==> flow/design.v <==
module SIGNAL_GENERATOR_ANALYZER_ONE_WIRE
(
	input CLK_100MHz,
	input rst,
	input  	MUAFR_MISO_P,
	input  	MUAFR_MISO_N,
	input 	enable_generate,
	output logic [11: 0] test_cnt_1,
	output logic [11: 0] test_cnt_0
);
localparam ITERATION = 1004; 
logic [3: 0] prev_MUAFR_MISO_P;
logic [3: 0] prev_MUAFR_MISO_N;
always @(posedge CLK_100MHz)
begin
	if (rst)
	begin
		prev_MUAFR_MISO_P <= 4'h0;
		prev_MUAFR_MISO_N <= 4'h0;
	end else
	begin
	prev_MUAFR_MISO_P[3] <= prev_MUAFR_MISO_P[2];
	prev_MUAFR_MISO_P[2] <= prev_MUAFR_MISO_P[1];
	prev_MUAFR_MISO_P[1] <= prev_MUAFR_MISO_P[0];
	prev_MUAFR_MISO_P[0] <= MUAFR_MISO_P;
	prev_MUAFR_MISO_N[3] <= prev_MUAFR_MISO_N[2];
	prev_MUAFR_MISO_N[2] <= prev_MUAFR_MISO_N[1];
	prev_MUAFR_MISO_N[1] <= prev_MUAFR_MISO_N[0];
	prev_MUAFR_MISO_N[0] <= MUAFR_MISO_N;
	end
end
logic [15: 0] cnt_analyzer;
logic [11: 0] cnt_skew_P;
logic [11: 0] cnt_skew_N;
always @(posedge CLK_100MHz)
begin
	if (rst)
	begin
		cnt_skew_P <= 0;
		cnt_skew_N <= 0;
		cnt_analyzer <= 0;
		test_cnt_1 <= 0;
		test_cnt_0 <= 0;
	end else
	if (enable_generate == 0)
		begin
			if ((~prev_MUAFR_MISO_P[2] & MUAFR_MISO_P) | (prev_MUAFR_MISO_P[2] & ~MUAFR_MISO_P))
				cnt_skew_P <= cnt_skew_P + 1;
			if ((~prev_MUAFR_MISO_N[2] & MUAFR_MISO_N) | (prev_MUAFR_MISO_N[2] & ~MUAFR_MISO_N))
				cnt_skew_N <= cnt_skew_N + 1;
			if (cnt_analyzer == (ITERATION - 2))
			begin
				cnt_skew_N <= 0;
				cnt_skew_P <= 0;
				test_cnt_1 <= cnt_skew_P;
				test_cnt_0 <= cnt_skew_N;
			end
			if (cnt_analyzer == ITERATION)
				cnt_analyzer <= 0;
			else
				cnt_analyzer <= cnt_analyzer + 1;
		end else
		begin
			cnt_skew_P <= 0;
			cnt_skew_N <= 0;
			cnt_analyzer <= 0;
		end
end
endmodule
module SIGNAL_GENERATOR_ANALYZER
(
	input CLK_100MHz,
	input rst,
	output logic [15:0] MUAFR_MOSI_P,
	output [15:0] MUAFR_MOSI_N,
	input  logic [15:0] MUAFR_MISO_P,
	input  logic [15:0] MUAFR_MISO_N,
	input enable_generate,
	output logic [15:0] status_wire,
	output [15:0] status_gen
);
logic kz;
logic kz_P;
logic kz_N;
logic [15: 0] status_gen_P;
logic [15: 0] status_gen_N;
assign status_gen [15: 0] = status_gen_P [15: 0] & status_gen_N [15: 0];
assign kz = kz_N & kz_P;
localparam cnt_ETALON_GEN_min = 20;
localparam cnt_ETALON_GEN_max = 250;
assign MUAFR_MOSI_N [15: 0]  = ~ MUAFR_MOSI_P [15: 0];
localparam ITERATION = 102;
logic [2: 0] prev_flag_signal_P;
logic [7: 0] cnt_kz_signal_P;
logic [7: 0] cnt_kz_signal_N;
logic [15: 0] fail;
logic [3: 0] j;
logic flag_signal_P;
logic [9: 0] cnt_true_channel [15: 0];
logic [9: 0] cnt_status_true;
wire [8:0] test_cnt_1 [15: 0];
wire [8:0] test_cnt_0 [15: 0];
genvar i;
generate
	for (i = 0; i < 16; i = i + 1)
	begin : generator
		wire [11:0] full_cnt_1;
		wire [11:0] full_cnt_0;
		SIGNAL_GENERATOR_ANALYZER_ONE_WIRE signal_generator_analyzer_one_wire
		(
			.CLK_100MHz(CLK_100MHz),
			.rst(rst),
			.enable_generate(enable_generate),
			.MUAFR_MISO_P(MUAFR_MISO_P[i]),
			.MUAFR_MISO_N(MUAFR_MISO_N[i]),
			.test_cnt_1(full_cnt_1),
			.test_cnt_0(full_cnt_0)
		);
		assign test_cnt_1[i] = full_cnt_1[8:0];
		assign test_cnt_0[i] = full_cnt_0[8:0];
	always @(posedge CLK_100MHz)
	if (rst)
		status_gen_P [i] <= 0;
	else if (enable_generate == 0)
		if ((test_cnt_1 [i] > cnt_ETALON_GEN_min - 1) & (test_cnt_1 [i] < cnt_ETALON_GEN_max + 1))
			status_gen_P [i] <= 1;
		else
			status_gen_P [i] <= 0;
	always @(posedge CLK_100MHz)
	if (rst)
		status_gen_N [i] <= 0;
	else if (enable_generate == 0)
		if ((test_cnt_0 [i] > cnt_ETALON_GEN_min - 1) & (test_cnt_0 [i] < cnt_ETALON_GEN_max + 1))
			status_gen_N [i] <= 1;
		else
			status_gen_N [i] <= 0;
	end
endgenerate
integer k;
always @(posedge CLK_100MHz)
begin
	if (rst)
	begin
		MUAFR_MOSI_P <= 16'h0;
		prev_flag_signal_P <= 3'b0;
		cnt_kz_signal_P <= 0;
		cnt_kz_signal_N <= 0;
		kz_P <= 0;
		kz_N <= 0;
		fail <= 16'hFFFF;
		j <= 0;
		flag_signal_P <= 1;
		for (k = 0; k < 16; k = k + 1)
			cnt_true_channel [k] <= 0;
		cnt_status_true <= 0;
		status_wire <= 16'h0;
	end else
	if (enable_generate == 1)
	begin
		if (flag_signal_P == 1)		 
		begin
			if (prev_flag_signal_P [0] != flag_signal_P)
			begin
				MUAFR_MOSI_P [15: 0] <= 16'h0;
			end else
			begin
				MUAFR_MOSI_P [j] <= ((cnt_status_true  < (ITERATION - 6)) & (cnt_status_true >= 0)) ? 1 : 0;
			end
		end	else
		begin
			if (prev_flag_signal_P [0] != flag_signal_P)
			begin
				MUAFR_MOSI_P [15: 0] <= 16'hFFFF;
			end else
			begin
				MUAFR_MOSI_P [j] <= ((cnt_status_true  < (ITERATION - 6)) & (cnt_status_true >= 0)) ? 0 : 1;
			end
		end
		prev_flag_signal_P [2] <= prev_flag_signal_P [1];
		prev_flag_signal_P [1] <= prev_flag_signal_P [0];
		prev_flag_signal_P [0] <= flag_signal_P;
		if (cnt_status_true  == (ITERATION - 3))  
		begin
			j <= j + 1;
			cnt_status_true <= 0;
			if (j == 15)
				flag_signal_P <= flag_signal_P + 1;
			if (fail[j] == 0)
				status_wire [j] <= 1;
			else
				status_wire [j] <= 0;
		end else
			cnt_status_true <= cnt_status_true + 1;
		if ((cnt_status_true  == (ITERATION - 4)) & (flag_signal_P == 0))  
			if ((cnt_true_channel [j] > (ITERATION >> 1)) & (cnt_true_channel [j] < (ITERATION << 1)) & (kz == 1))
				fail[j] <= 0;
			else
				fail[j] <= 1;
		if ((cnt_status_true  > (ITERATION - 7)) & (flag_signal_P == 0))  
			if (cnt_kz_signal_P > (ITERATION - 15))
				kz_P <= 1;
			else
				kz_P <= 0;
		if ((cnt_status_true  > (ITERATION - 7)) & (flag_signal_P == 0))	 
			if (cnt_kz_signal_N > (ITERATION - 15))
				kz_N <= 1;
			else
				kz_N <= 0;
		if (cnt_status_true  == (ITERATION - 4))  
			cnt_true_channel [j] <= 0;
		else
			if ((MUAFR_MISO_P [j] == flag_signal_P) & (MUAFR_MISO_N [j] != flag_signal_P))
				cnt_true_channel [j] <= cnt_true_channel [j] + 1;
		if (cnt_status_true  == (ITERATION - 4))  
			cnt_kz_signal_P <= 0;
		else
			if (((MUAFR_MISO_P [0] == MUAFR_MISO_P [j]) + (MUAFR_MISO_P [1] == MUAFR_MISO_P [j]) + (MUAFR_MISO_P [2] == MUAFR_MISO_P [j]) + (MUAFR_MISO_P [3] == MUAFR_MISO_P [j]) + (MUAFR_MISO_P [4] == MUAFR_MISO_P [j]) + (MUAFR_MISO_P [5] == MUAFR_MISO_P [j]) + (MUAFR_MISO_P [6] == MUAFR_MISO_P [j]) + (MUAFR_MISO_P [7] == MUAFR_MISO_P [j]) + (MUAFR_MISO_P [8] == MUAFR_MISO_P [j]) + (MUAFR_MISO_P [9] == MUAFR_MISO_P [j]) + (MUAFR_MISO_P [10] == MUAFR_MISO_P [j]) + (MUAFR_MISO_P [11] == MUAFR_MISO_P [j]) + (MUAFR_MISO_P [12] == MUAFR_MISO_P [j]) + (MUAFR_MISO_P [13] == MUAFR_MISO_P [j])) == 1)
				cnt_kz_signal_P <= cnt_kz_signal_P + 1;
		if (cnt_status_true  == (ITERATION - 3)) 
			cnt_kz_signal_N <= 0;
		else
			if (((MUAFR_MISO_N [0] == MUAFR_MISO_N [j]) + (MUAFR_MISO_N [1] == MUAFR_MISO_N [j]) + (MUAFR_MISO_N [2] == MUAFR_MISO_N [j]) + (MUAFR_MISO_N [3] == MUAFR_MISO_N [j]) + (MUAFR_MISO_N [4] == MUAFR_MISO_N [j]) + (MUAFR_MISO_N [5] == MUAFR_MISO_N [j]) + (MUAFR_MISO_N [6] == MUAFR_MISO_N [j]) + (MUAFR_MISO_N [7] == MUAFR_MISO_N [j]) + (MUAFR_MISO_N [8] == MUAFR_MISO_N [j]) + (MUAFR_MISO_N [9] == MUAFR_MISO_N [j]) + (MUAFR_MISO_N [10] == MUAFR_MISO_N [j]) + (MUAFR_MISO_N [11] == MUAFR_MISO_N [j]) + (MUAFR_MISO_N [12] == MUAFR_MISO_N [j]) + (MUAFR_MISO_N [13] == MUAFR_MISO_N [j])) > 13)
				cnt_kz_signal_N <= cnt_kz_signal_N + 1;
		end else
		begin
			j <= 0;
			cnt_true_channel [j] <= 0;
			cnt_status_true <= 0;
			flag_signal_P <= 0;
			MUAFR_MOSI_P <= 16'h0;
		end
end
endmodule
Lab notebook: SIGNAL_GENERATOR_ANALYZER

Tool chain data of SIGNAL_GENERATOR_ANALYZER
Module SIGNAL_GENERATOR_ANALYZER before and after one edit of its RTL, step after step.
"before" refers to lines of the RTL above, "after" to lines of the edited file.
"change": "after" minus "before" as printed here.
Library cell names are shortened.
{"block": "inputs", "top": "SIGNAL_GENERATOR_ANALYZER", "clock": "CLK_100MHz", "lib": "sky130hd", "lib_corner": "tt_025C_1v80"}

Diff
The edit as a unified diff against the file above.
A script made this edit. It changes what the design does and was not meant as an optimisation.
begin of diff
@@ -74,5 +74,5 @@
 	output logic [15:0] MUAFR_MOSI_P,
 	output [15:0] MUAFR_MOSI_N,
-	input  logic [15:0] MUAFR_MISO_P,
+	input  logic [15:0] MUAFR_MISO_P_i,
 	input  logic [15:0] MUAFR_MISO_N,
 	input enable_generate,
@@ -80,4 +80,6 @@
 	output [15:0] status_gen
 );
+reg [15:0] MUAFR_MISO_P;
+always @(posedge CLK_100MHz) MUAFR_MISO_P <= MUAFR_MISO_P_i;
 logic kz;
 logic kz_P;
end of diff

After elaboration
Yosys after proc, flatten, opt, wreduce and memory -nomap, before mapping. Print and check cells are not counted. Equal cells are merged and count once.
Memory sizes are those after Yosys's memory passes, which may raise the word count (mostly to a power of two), join words into wider ones and drop unused or constant bits.
{"block": "bits", "element": "ff_bits", "before": 1138, "after": 1154, "change": 16}
{"block": "bits", "element": "latch_bits", "before": 0, "after": 0, "change": 0}
{"block": "bits", "element": "ram_bits", "before": 160, "after": 160, "change": 0}
{"block": "bits", "element": "mem_bits_ro", "before": 0, "after": 0, "change": 0}
{"block": "bits", "element": "memories", "before": 1, "after": 1, "change": 0}
{"block": "bits", "element": "in_bits", "before": 35, "after": 35, "change": 0}
{"block": "bits", "element": "output_inout_bits", "before": 64, "after": 64, "change": 0}
{"block": "bits", "element": "wordCells", "before": 788, "after": 789, "change": 1}
{"block": "op_classes", "element": "n_addsub", "before": 81, "after": 81, "change": 0}
{"block": "op_classes", "element": "n_mul", "before": 0, "after": 0, "change": 0}
{"block": "op_classes", "element": "n_div", "before": 0, "after": 0, "change": 0}
{"block": "op_classes", "element": "compare", "before": 72, "after": 72, "change": 0}
{"block": "op_classes", "element": "equal", "before": 69, "after": 69, "change": 0}
{"block": "op_classes", "element": "shifts", "before": 7, "after": 7, "change": 0}
{"block": "op_classes", "element": "mux", "before": 66, "after": 66, "change": 0}
{"block": "op_classes", "element": "bitwise", "before": 215, "after": 215, "change": 0}
{"block": "op_classes", "element": "reduce_logical", "before": 58, "after": 58, "change": 0}
Operator kinds equal on both sides are left out: 54.

Depth
Longest topological path by Yosys (ltp), each cell counted once; first at word level (registers and memories cut), then after technology mapping (sequential cells cut; the memories' decode and read muxes count).
{"block": "logic_depth", "element": "word_depth", "before": 18, "after": 18, "change": 0}
{"block": "logic_depth", "element": "abc_area", "before": "0", "after": "0"}
{"block": "logic_depth", "element": "ltp_mapped", "before": 21, "after": 24, "change": 3}
{"block": "logic_depth", "element": "ltp_nobuf", "before": 18, "after": 21, "change": 3}

Netlist
The flow's flattened synthesis, as Yosys stat reports it; memories are mapped. The netlist is that of the ABC_AREA named above (0 if unset); the other value can give another one.
{"block": "mapped", "element": "mapped_cells", "before": 5344, "after": 5357, "change": 13}
{"block": "mapped", "element": "synth_area_mm2", "before": 0.0509301, "after": 0.0507312, "change": -0.0001989}
{"block": "mapped", "element": "sequential_area_mm2", "before": 0.0257447, "after": 0.026065, "change": 0.0003203}
{"block": "mapped", "element": "ffs", "before": 1206, "after": 1222, "change": 16}
{"block": "mapped", "element": "buffers", "before": 193, "after": 198, "change": 5}
{"block": "types", "cell": "nand2_1", "before": 485, "after": 579, "change": 94}
{"block": "types", "cell": "nor3_1", "before": 180, "after": 103, "change": -77}
{"block": "types", "cell": "nor2_1", "before": 1059, "after": 1120, "change": 61}
{"block": "types", "cell": "mux2i_1", "before": 281, "after": 245, "change": -36}
{"block": "types", "cell": "xnor2_1", "before": 183, "after": 205, "change": 22}
{"block": "types", "cell": "a211oi_1", "before": 8, "after": 28, "change": 20}
{"block": "types", "cell": "a21oi_1", "before": 216, "after": 199, "change": -17}
{"block": "types", "cell": "nand2b_1", "before": 28, "after": 11, "change": -17}
{"block": "types", "cell": "dfxtp_1", "before": 1046, "after": 1062, "change": 16}
{"block": "types", "cell": "or3_1", "before": 38, "after": 22, "change": -16}
{"block": "types", "cell": "nand4_1", "before": 107, "after": 122, "change": 15}
{"block": "types", "cell": "clkbuf_1", "before": 153, "after": 166, "change": 13}
{"block": "types", "cell": "a31oi_1", "before": 5, "after": 18, "change": 13}
{"block": "types", "cell": "and3_1", "before": 124, "after": 136, "change": 12}
{"block": "types", "cell": "and4_1", "before": 14, "after": 2, "change": -12}
{"block": "types", "cell": "a21oi_2", "before": 11, "after": 0, "change": -11}
{"block": "types", "cell": "xor2_1", "before": 351, "after": 342, "change": -9}
{"block": "types", "cell": "buf_2", "before": 25, "after": 16, "change": -9}
Cell types equal on both sides are left out: 8.
Not every row of either side is listed.
The figures by module come from a second, unflattened synthesis with its own total; it is not the netlist above.
{"block": "hier_totals", "element": "hier_cells", "before": 6828, "after": 6864, "change": 36}
{"block": "hier_totals", "element": "hier_area_mm2", "before": 0.0623548, "after": 0.0626576, "change": 0.0003028}
Rows give one instance, submodules left out.
{"block": "modules_before", "module": "SIGNAL_GENERATOR_ANALYZER_ONE_WIRE", "n_inst": 16, "cells": 333, "area_mm2": 0.0029428, "mod_seq_area_mm2": 0.0014013}
{"block": "modules_before", "module": "SIGNAL_GENERATOR_ANALYZER", "n_inst": 1, "cells": 1500, "area_mm2": 0.0152696, "mod_seq_area_mm2": 0.0071669}
{"block": "modules_after", "module": "SIGNAL_GENERATOR_ANALYZER_ONE_WIRE", "n_inst": 16, "cells": 333, "area_mm2": 0.0029428, "mod_seq_area_mm2": 0.0014013}
{"block": "modules_after", "module": "SIGNAL_GENERATOR_ANALYZER", "n_inst": 1, "cells": 1536, "area_mm2": 0.0155724, "mod_seq_area_mm2": 0.0074872}

Worst setup path after synthesis
Source: OpenSTA report_checks on the synthesized netlist (no wires, ideal clock, input and output delay 20% of the period each), path of least setup slack; recovery checks are left aside. Register names are those of the netlist, which keeps one name where synthesis merged equal registers.
{"block": "synth_path", "element": "path_kind", "before": "input to register", "after": "input to register"}
{"block": "synth_path", "element": "startpoint", "before": "input MUAFR_MISO_N[15]", "after": "input MUAFR_MISO_N[2]"}
{"block": "synth_path", "element": "endpoint", "before": "register cnt_kz_signal_N[0]", "after": "register cnt_kz_signal_N[2]"}
{"block": "synth_path", "element": "clock_period_ns", "before": 10.0, "after": 10.0, "change": 0.0}
{"block": "synth_path", "element": "input_delay_ns", "before": 2.000, "after": 2.000, "change": 0.000}
{"block": "synth_path", "element": "setup_time_ns", "before": 0.059, "after": 0.122, "change": 0.063}
{"block": "synth_path", "element": "t_first_pin_ns", "before": 2.000, "after": 2.000, "change": 0.000}
{"block": "synth_path", "element": "arrival_time_ns", "before": 7.069, "after": 7.361, "change": 0.292}
{"block": "synth_path", "element": "required_time_ns", "before": 9.941, "after": 9.878, "change": -0.063}
{"block": "synth_path", "element": "slack_ns", "before": 2.871, "after": 2.517, "change": -0.354}
{"block": "synth_path", "element": "delay_ns", "before": 5.128, "after": 5.483, "change": 0.355}
{"block": "synth_path", "element": "path_stages", "before": 16, "after": 20, "change": 4}
{"block": "synth_path", "element": "path_buffers", "before": 1, "after": 2, "change": 1}
{"block": "synth_path", "element": "period_less_setup_slack_ns", "before": 7.129, "after": 7.483, "change": 0.354}
"delay_ns" is the arrival time less input delay plus setup time.
"path_stages" counts driving pins, that of a launching flip-flop among them; a cell with two outputs on the path counts twice.
"period_less_setup_slack_ns" is the clock period less the worst setup slack; recovery checks do not enter. This is arithmetic on one report: input and output delays are still those of the set period (20% each).
Between the ends stands the longest chain of elaborated cells between them, by number of cells; it is not shown to be the way that was timed. Of several equally long chains one is given.
A line is the first line of the expression or statement that the cell stems from. Yosys adds cells for indexed reads and writes and turns some case tables into memories.
A register here has more assigning lines than the two given.
{"block": "synth_between_before", "cell_sequence": "mux4_2 > a22oi_1 > nand2_1 > clkbuf_1 > xnor2_1 > ha_1 > inv_1 > fa_1 > fa_1 > fa_1 > nand2b_1 > fa_1 > nand2b_1 > or4_1 > a21oi_1 > mux2_2", "elab_chain_len": 18, "cells_between": 33, "cone_classes": "add/sub (13); compare (1); eq/ne (14); shift (1); mux (2); reduce/logical (2)"}
{"block": "synth_rtl_before", "element": "from (decl)", "line": 77, "rtl": "input logic [15:0] MUAFR_MISO_N,"}
{"block": "synth_rtl_before", "element": "16-bit by 4-bit indexed select with 1-bit output", "line": 222, "rtl": "if (((MUAFR_MISO_N [0] == MUAFR_MISO_N [j]) + (MUAFR_MISO_N [1] == MUAFR_MISO_N [j]) + (MUAFR_MISO_N [2] == MU ..."}
{"block": "synth_rtl_before", "element": "1-bit == test", "line": 222}
{"block": "synth_rtl_before", "element": "1-bit by 1-bit adder with 2-bit output", "line": 222}
{"block": "synth_rtl_before", "element": "2-bit by 1-bit adder with 3-bit output", "line": 222}
{"block": "synth_rtl_before", "element": "3-bit by 1-bit adder with 4-bit output", "line": 222}
{"block": "synth_rtl_before", "element": "4-bit by 1-bit adder with 5-bit output", "line": 222}
{"block": "synth_rtl_before", "element": "5-bit by 1-bit adder with 6-bit output", "line": 222}
{"block": "synth_rtl_before", "element": "[... 4 more ...]"}
{"block": "synth_rtl_before", "element": "10-bit by 1-bit adder with 11-bit output", "line": 222}
{"block": "synth_rtl_before", "element": "11-bit by 1-bit adder with 12-bit output", "line": 222}
{"block": "synth_rtl_before", "element": "12-bit by 1-bit adder with 13-bit output", "line": 222}
{"block": "synth_rtl_before", "element": "13-bit by 1-bit adder with 14-bit output", "line": 222}
{"block": "synth_rtl_before", "element": "14-bit by 4-bit > comparator with 1-bit output", "line": 222}
{"block": "synth_rtl_before", "element": "8-bit 2-to-1 mux", "line": 222}
{"block": "synth_rtl_before", "element": "8-bit 2-to-1 mux", "line": 219, "rtl": "if (cnt_status_true == (ITERATION - 3))"}
{"block": "synth_rtl_before", "element": "to (assign)", "line": 220, "rtl": "cnt_kz_signal_N <= 0;"}
{"block": "synth_rtl_before", "element": "to (assign)", "line": 223, "rtl": "cnt_kz_signal_N <= cnt_kz_signal_N + 1;"}
{"block": "synth_rtl_before", "element": "to (decl)", "line": 95, "rtl": "logic [7: 0] cnt_kz_signal_N;"}
{"block": "synth_between_after", "cell_sequence": "clkbuf_1 > mux4_2 > mux2i_1 > mux2i_1 > clkbuf_1 > xnor2_1 > ha_1 > inv_1 > fa_1 > fa_1 > fa_1 > inv_1 > ha_1 > nor2b_1 > and3_1 > mux2_2 > o41ai_1 > a211oi_1 > and3b_1 > a221o_1", "elab_chain_len": 18, "cells_between": 33, "cone_classes": "add/sub (13); compare (1); eq/ne (14); shift (1); mux (2); reduce/logical (2)"}
{"block": "synth_rtl_after", "element": "from (decl)", "line": 77, "rtl": "input logic [15:0] MUAFR_MISO_N,"}
{"block": "synth_rtl_after", "element": "16-bit by 4-bit indexed select with 1-bit output", "line": 224, "rtl": "if (((MUAFR_MISO_N [0] == MUAFR_MISO_N [j]) + (MUAFR_MISO_N [1] == MUAFR_MISO_N [j]) + (MUAFR_MISO_N [2] == MU ..."}
{"block": "synth_rtl_after", "element": "1-bit == test", "line": 224}
{"block": "synth_rtl_after", "element": "1-bit by 1-bit adder with 2-bit output", "line": 224}
{"block": "synth_rtl_after", "element": "2-bit by 1-bit adder with 3-bit output", "line": 224}
{"block": "synth_rtl_after", "element": "3-bit by 1-bit adder with 4-bit output", "line": 224}
{"block": "synth_rtl_after", "element": "4-bit by 1-bit adder with 5-bit output", "line": 224}
{"block": "synth_rtl_after", "element": "5-bit by 1-bit adder with 6-bit output", "line": 224}
{"block": "synth_rtl_after", "element": "[... 4 more ...]"}
{"block": "synth_rtl_after", "element": "10-bit by 1-bit adder with 11-bit output", "line": 224}
{"block": "synth_rtl_after", "element": "11-bit by 1-bit adder with 12-bit output", "line": 224}
{"block": "synth_rtl_after", "element": "12-bit by 1-bit adder with 13-bit output", "line": 224}
{"block": "synth_rtl_after", "element": "13-bit by 1-bit adder with 14-bit output", "line": 224}
{"block": "synth_rtl_after", "element": "14-bit by 4-bit > comparator with 1-bit output", "line": 224}
{"block": "synth_rtl_after", "element": "8-bit 2-to-1 mux", "line": 224}
{"block": "synth_rtl_after", "element": "8-bit 2-to-1 mux", "line": 221, "rtl": "if (cnt_status_true == (ITERATION - 3))"}
{"block": "synth_rtl_after", "element": "to (assign)", "line": 222, "rtl": "cnt_kz_signal_N <= 0;"}
{"block": "synth_rtl_after", "element": "to (assign)", "line": 225, "rtl": "cnt_kz_signal_N <= cnt_kz_signal_N + 1;"}
{"block": "synth_rtl_after", "element": "to (decl)", "line": 97, "rtl": "logic [7: 0] cnt_kz_signal_N;"}

Path in the finished layout
Path of least setup slack in the final report of the runs of pair A (OpenROAD, finished layout, wires in). Where an end is a register, its clock arrival counts in the times.
{"block": "layout_path", "element": "path_kind", "before": "input to register", "after": "input to register"}
{"block": "layout_path", "element": "startpoint", "before": "input MUAFR_MISO_N[12]", "after": "input MUAFR_MISO_N[12]"}
{"block": "layout_path", "element": "endpoint", "before": "register cnt_kz_signal_N[0]", "after": "register cnt_kz_signal_N[2]"}
{"block": "layout_path", "element": "clock_period_ns", "before": 10.0, "after": 10.0, "change": 0.0}
{"block": "layout_path", "element": "input_delay_ns", "before": 2.00, "after": 2.00, "change": 0.00}
{"block": "layout_path", "element": "setup_time_ns", "before": 0.05, "after": 0.11, "change": 0.06}
{"block": "layout_path", "element": "t_first_pin_ns", "before": 2.00, "after": 2.00, "change": 0.00}
{"block": "layout_path", "element": "arrival_time_ns", "before": 8.84, "after": 8.47, "change": -0.37}
{"block": "layout_path", "element": "required_time_ns", "before": 10.69, "after": 10.63, "change": -0.06}
{"block": "layout_path", "element": "slack_ns", "before": 1.85, "after": 2.16, "change": 0.31}
{"block": "layout_path", "element": "path_stages", "before": 16, "after": 19, "change": 3}
{"block": "layout_path", "element": "path_buffers", "before": 1, "after": 1, "change": 0}
Between the ends stands the longest chain of elaborated cells between them, by number of cells; it is not shown to be the way that was timed. Of several equally long chains one is given.
A register here has more assigning lines than the two given.
{"block": "layout_between_before", "cell_sequence": "clkdlybuf4s50_1 > mux4_2 > a22oi_1 > nand2_1 > xnor2_1 > ha_1 > inv_1 > fa_1 > fa_1 > fa_1 > nand2b_1 > fa_1 > nand2b_1 > or4_1 > a21oi_1 > mux2_2", "elab_chain_len": 18, "cells_between": 33, "cone_classes": "add/sub (13); compare (1); eq/ne (14); shift (1); mux (2); reduce/logical (2)"}
{"block": "layout_rtl_before", "element": "from (decl)", "line": 77, "rtl": "input logic [15:0] MUAFR_MISO_N,"}
{"block": "layout_rtl_before", "element": "16-bit by 4-bit indexed select with 1-bit output", "line": 222, "rtl": "if (((MUAFR_MISO_N [0] == MUAFR_MISO_N [j]) + (MUAFR_MISO_N [1] == MUAFR_MISO_N [j]) + (MUAFR_MISO_N [2] == MU ..."}
{"block": "layout_rtl_before", "element": "1-bit == test", "line": 222}
{"block": "layout_rtl_before", "element": "1-bit by 1-bit adder with 2-bit output", "line": 222}
{"block": "layout_rtl_before", "element": "2-bit by 1-bit adder with 3-bit output", "line": 222}
{"block": "layout_rtl_before", "element": "3-bit by 1-bit adder with 4-bit output", "line": 222}
{"block": "layout_rtl_before", "element": "4-bit by 1-bit adder with 5-bit output", "line": 222}
{"block": "layout_rtl_before", "element": "5-bit by 1-bit adder with 6-bit output", "line": 222}
{"block": "layout_rtl_before", "element": "[... 4 more ...]"}
{"block": "layout_rtl_before", "element": "10-bit by 1-bit adder with 11-bit output", "line": 222}
{"block": "layout_rtl_before", "element": "11-bit by 1-bit adder with 12-bit output", "line": 222}
{"block": "layout_rtl_before", "element": "12-bit by 1-bit adder with 13-bit output", "line": 222}
{"block": "layout_rtl_before", "element": "13-bit by 1-bit adder with 14-bit output", "line": 222}
{"block": "layout_rtl_before", "element": "14-bit by 4-bit > comparator with 1-bit output", "line": 222}
{"block": "layout_rtl_before", "element": "8-bit 2-to-1 mux", "line": 222}
{"block": "layout_rtl_before", "element": "8-bit 2-to-1 mux", "line": 219, "rtl": "if (cnt_status_true == (ITERATION - 3))"}
{"block": "layout_rtl_before", "element": "to (assign)", "line": 220, "rtl": "cnt_kz_signal_N <= 0;"}
{"block": "layout_rtl_before", "element": "to (assign)", "line": 223, "rtl": "cnt_kz_signal_N <= cnt_kz_signal_N + 1;"}
{"block": "layout_rtl_before", "element": "to (decl)", "line": 95, "rtl": "logic [7: 0] cnt_kz_signal_N;"}
{"block": "layout_between_after", "cell_sequence": "clkdlybuf4s50_1 > mux4_2 > mux2i_1 > mux2i_2 > xnor2_1 > ha_1 > inv_1 > fa_1 > fa_1 > fa_1 > inv_1 > ha_1 > nor2b_1 > nor3b_1 > mux2_2 > o41ai_1 > a211oi_1 > and3b_1 > a221o_1", "elab_chain_len": 18, "cells_between": 33, "cone_classes": "add/sub (13); compare (1); eq/ne (14); shift (1); mux (2); reduce/logical (2)"}
{"block": "layout_rtl_after", "element": "from (decl)", "line": 77, "rtl": "input logic [15:0] MUAFR_MISO_N,"}
{"block": "layout_rtl_after", "element": "16-bit by 4-bit indexed select with 1-bit output", "line": 224, "rtl": "if (((MUAFR_MISO_N [0] == MUAFR_MISO_N [j]) + (MUAFR_MISO_N [1] == MUAFR_MISO_N [j]) + (MUAFR_MISO_N [2] == MU ..."}
{"block": "layout_rtl_after", "element": "1-bit == test", "line": 224}
{"block": "layout_rtl_after", "element": "1-bit by 1-bit adder with 2-bit output", "line": 224}
{"block": "layout_rtl_after", "element": "2-bit by 1-bit adder with 3-bit output", "line": 224}
{"block": "layout_rtl_after", "element": "3-bit by 1-bit adder with 4-bit output", "line": 224}
{"block": "layout_rtl_after", "element": "4-bit by 1-bit adder with 5-bit output", "line": 224}
{"block": "layout_rtl_after", "element": "5-bit by 1-bit adder with 6-bit output", "line": 224}
{"block": "layout_rtl_after", "element": "[... 4 more ...]"}
{"block": "layout_rtl_after", "element": "10-bit by 1-bit adder with 11-bit output", "line": 224}
{"block": "layout_rtl_after", "element": "11-bit by 1-bit adder with 12-bit output", "line": 224}
{"block": "layout_rtl_after", "element": "12-bit by 1-bit adder with 13-bit output", "line": 224}
{"block": "layout_rtl_after", "element": "13-bit by 1-bit adder with 14-bit output", "line": 224}
{"block": "layout_rtl_after", "element": "14-bit by 4-bit > comparator with 1-bit output", "line": 224}
{"block": "layout_rtl_after", "element": "8-bit 2-to-1 mux", "line": 224}
{"block": "layout_rtl_after", "element": "8-bit 2-to-1 mux", "line": 221, "rtl": "if (cnt_status_true == (ITERATION - 3))"}
{"block": "layout_rtl_after", "element": "to (assign)", "line": 222, "rtl": "cnt_kz_signal_N <= 0;"}
{"block": "layout_rtl_after", "element": "to (assign)", "line": 225, "rtl": "cnt_kz_signal_N <= cnt_kz_signal_N + 1;"}
{"block": "layout_rtl_after", "element": "to (decl)", "line": 97, "rtl": "logic [7: 0] cnt_kz_signal_N;"}

Layout results
Runs of the flow (Yosys, OpenROAD) on both versions; the two runs of a pair have the same settings. The constraints put input and output delay at 20% of the set period each and load the outputs with 0.01 pF.
{"block": "flow_settings_pair_A", "CORE_UTILIZATION": 40, "period_ns": 10.0, "CAP_MARGIN": 20, "CORE_MARGIN": 2, "SLEW_MARGIN": 20}
{"block": "measured_pair_A", "element": "ys_area_mm2", "before": 0.0509301, "after": 0.0507312, "change": -0.0001989}
{"block": "measured_pair_A", "element": "die_footprint_mm2", "before": 0.130195, "after": 0.129694, "change": -0.000501}
{"block": "measured_pair_A", "element": "final_cell_area_mm2", "before": 0.0582346, "after": 0.0576203, "change": -0.0006143}
{"block": "measured_pair_A", "element": "utilization_pct", "before": 46.2, "after": 45.8, "change": -0.4}
{"block": "measured_pair_A", "element": "ws_setup_ns", "before": 1.847, "after": 2.161, "change": 0.314}
{"block": "measured_pair_A", "element": "final_setup_tns_ns", "before": 0.000, "after": 0.000, "change": 0.000}
{"block": "measured_pair_A", "element": "ws_hold_ns", "before": 0.418, "after": 0.419, "change": 0.001}
{"block": "measured_pair_A", "element": "totalPower_mw", "before": 10.545, "after": 10.377, "change": -0.168}
{"block": "measured_pair_A", "element": "achieved_clock_period_ns", "before": 8.153, "after": 7.839, "change": -0.314}
{"block": "flow_settings_pair_B", "CELL_PAD_IN_SITES_DETAIL_PLACEMENT": 1, "CORE_UTILIZATION": 42, "CTS_CLUSTER_SIZE": 87, "GPL_ROUTABILITY_DRIVEN": 0, "PLACE_DENSITY_LB_ADDON": 0.23, "SETUP_SLACK_MARGIN": 1.01, "SLEW_MARGIN": 15, "period_ns": 4.63, "CAP_MARGIN": 20, "CORE_MARGIN": 2}
{"block": "measured_pair_B", "element": "ys_area_mm2", "before": 0.0509301, "after": 0.0507312, "change": -0.0001989}
{"block": "measured_pair_B", "element": "die_footprint_mm2", "before": 0.124062, "after": 0.123584, "change": -0.000478}
{"block": "measured_pair_B", "element": "final_cell_area_mm2", "before": 0.0594232, "after": 0.0598061, "change": 0.0003829}
{"block": "measured_pair_B", "element": "utilization_pct", "before": 49.5, "after": 49.9, "change": 0.4}
{"block": "measured_pair_B", "element": "ws_setup_ns", "before": -0.966, "after": -0.996, "change": -0.030}
{"block": "measured_pair_B", "element": "final_setup_tns_ns", "before": -11.753, "after": -13.565, "change": -1.812}
{"block": "measured_pair_B", "element": "ws_hold_ns", "before": 0.430, "after": 0.411, "change": -0.019}
{"block": "measured_pair_B", "element": "totalPower_mw", "before": 23.399, "after": 23.537, "change": 0.138}
{"block": "measured_pair_B", "element": "achieved_clock_period_ns", "before": 5.596, "after": 5.626, "change": 0.030}
"achieved_clock_period_ns": clock period set for the run, less the worst setup slack. It is reckoned from that one timing run; input and output delays stay at 20% of the period that was set.
"totalPower_mw" is the tool's figure for a default switching activity; nothing was simulated.
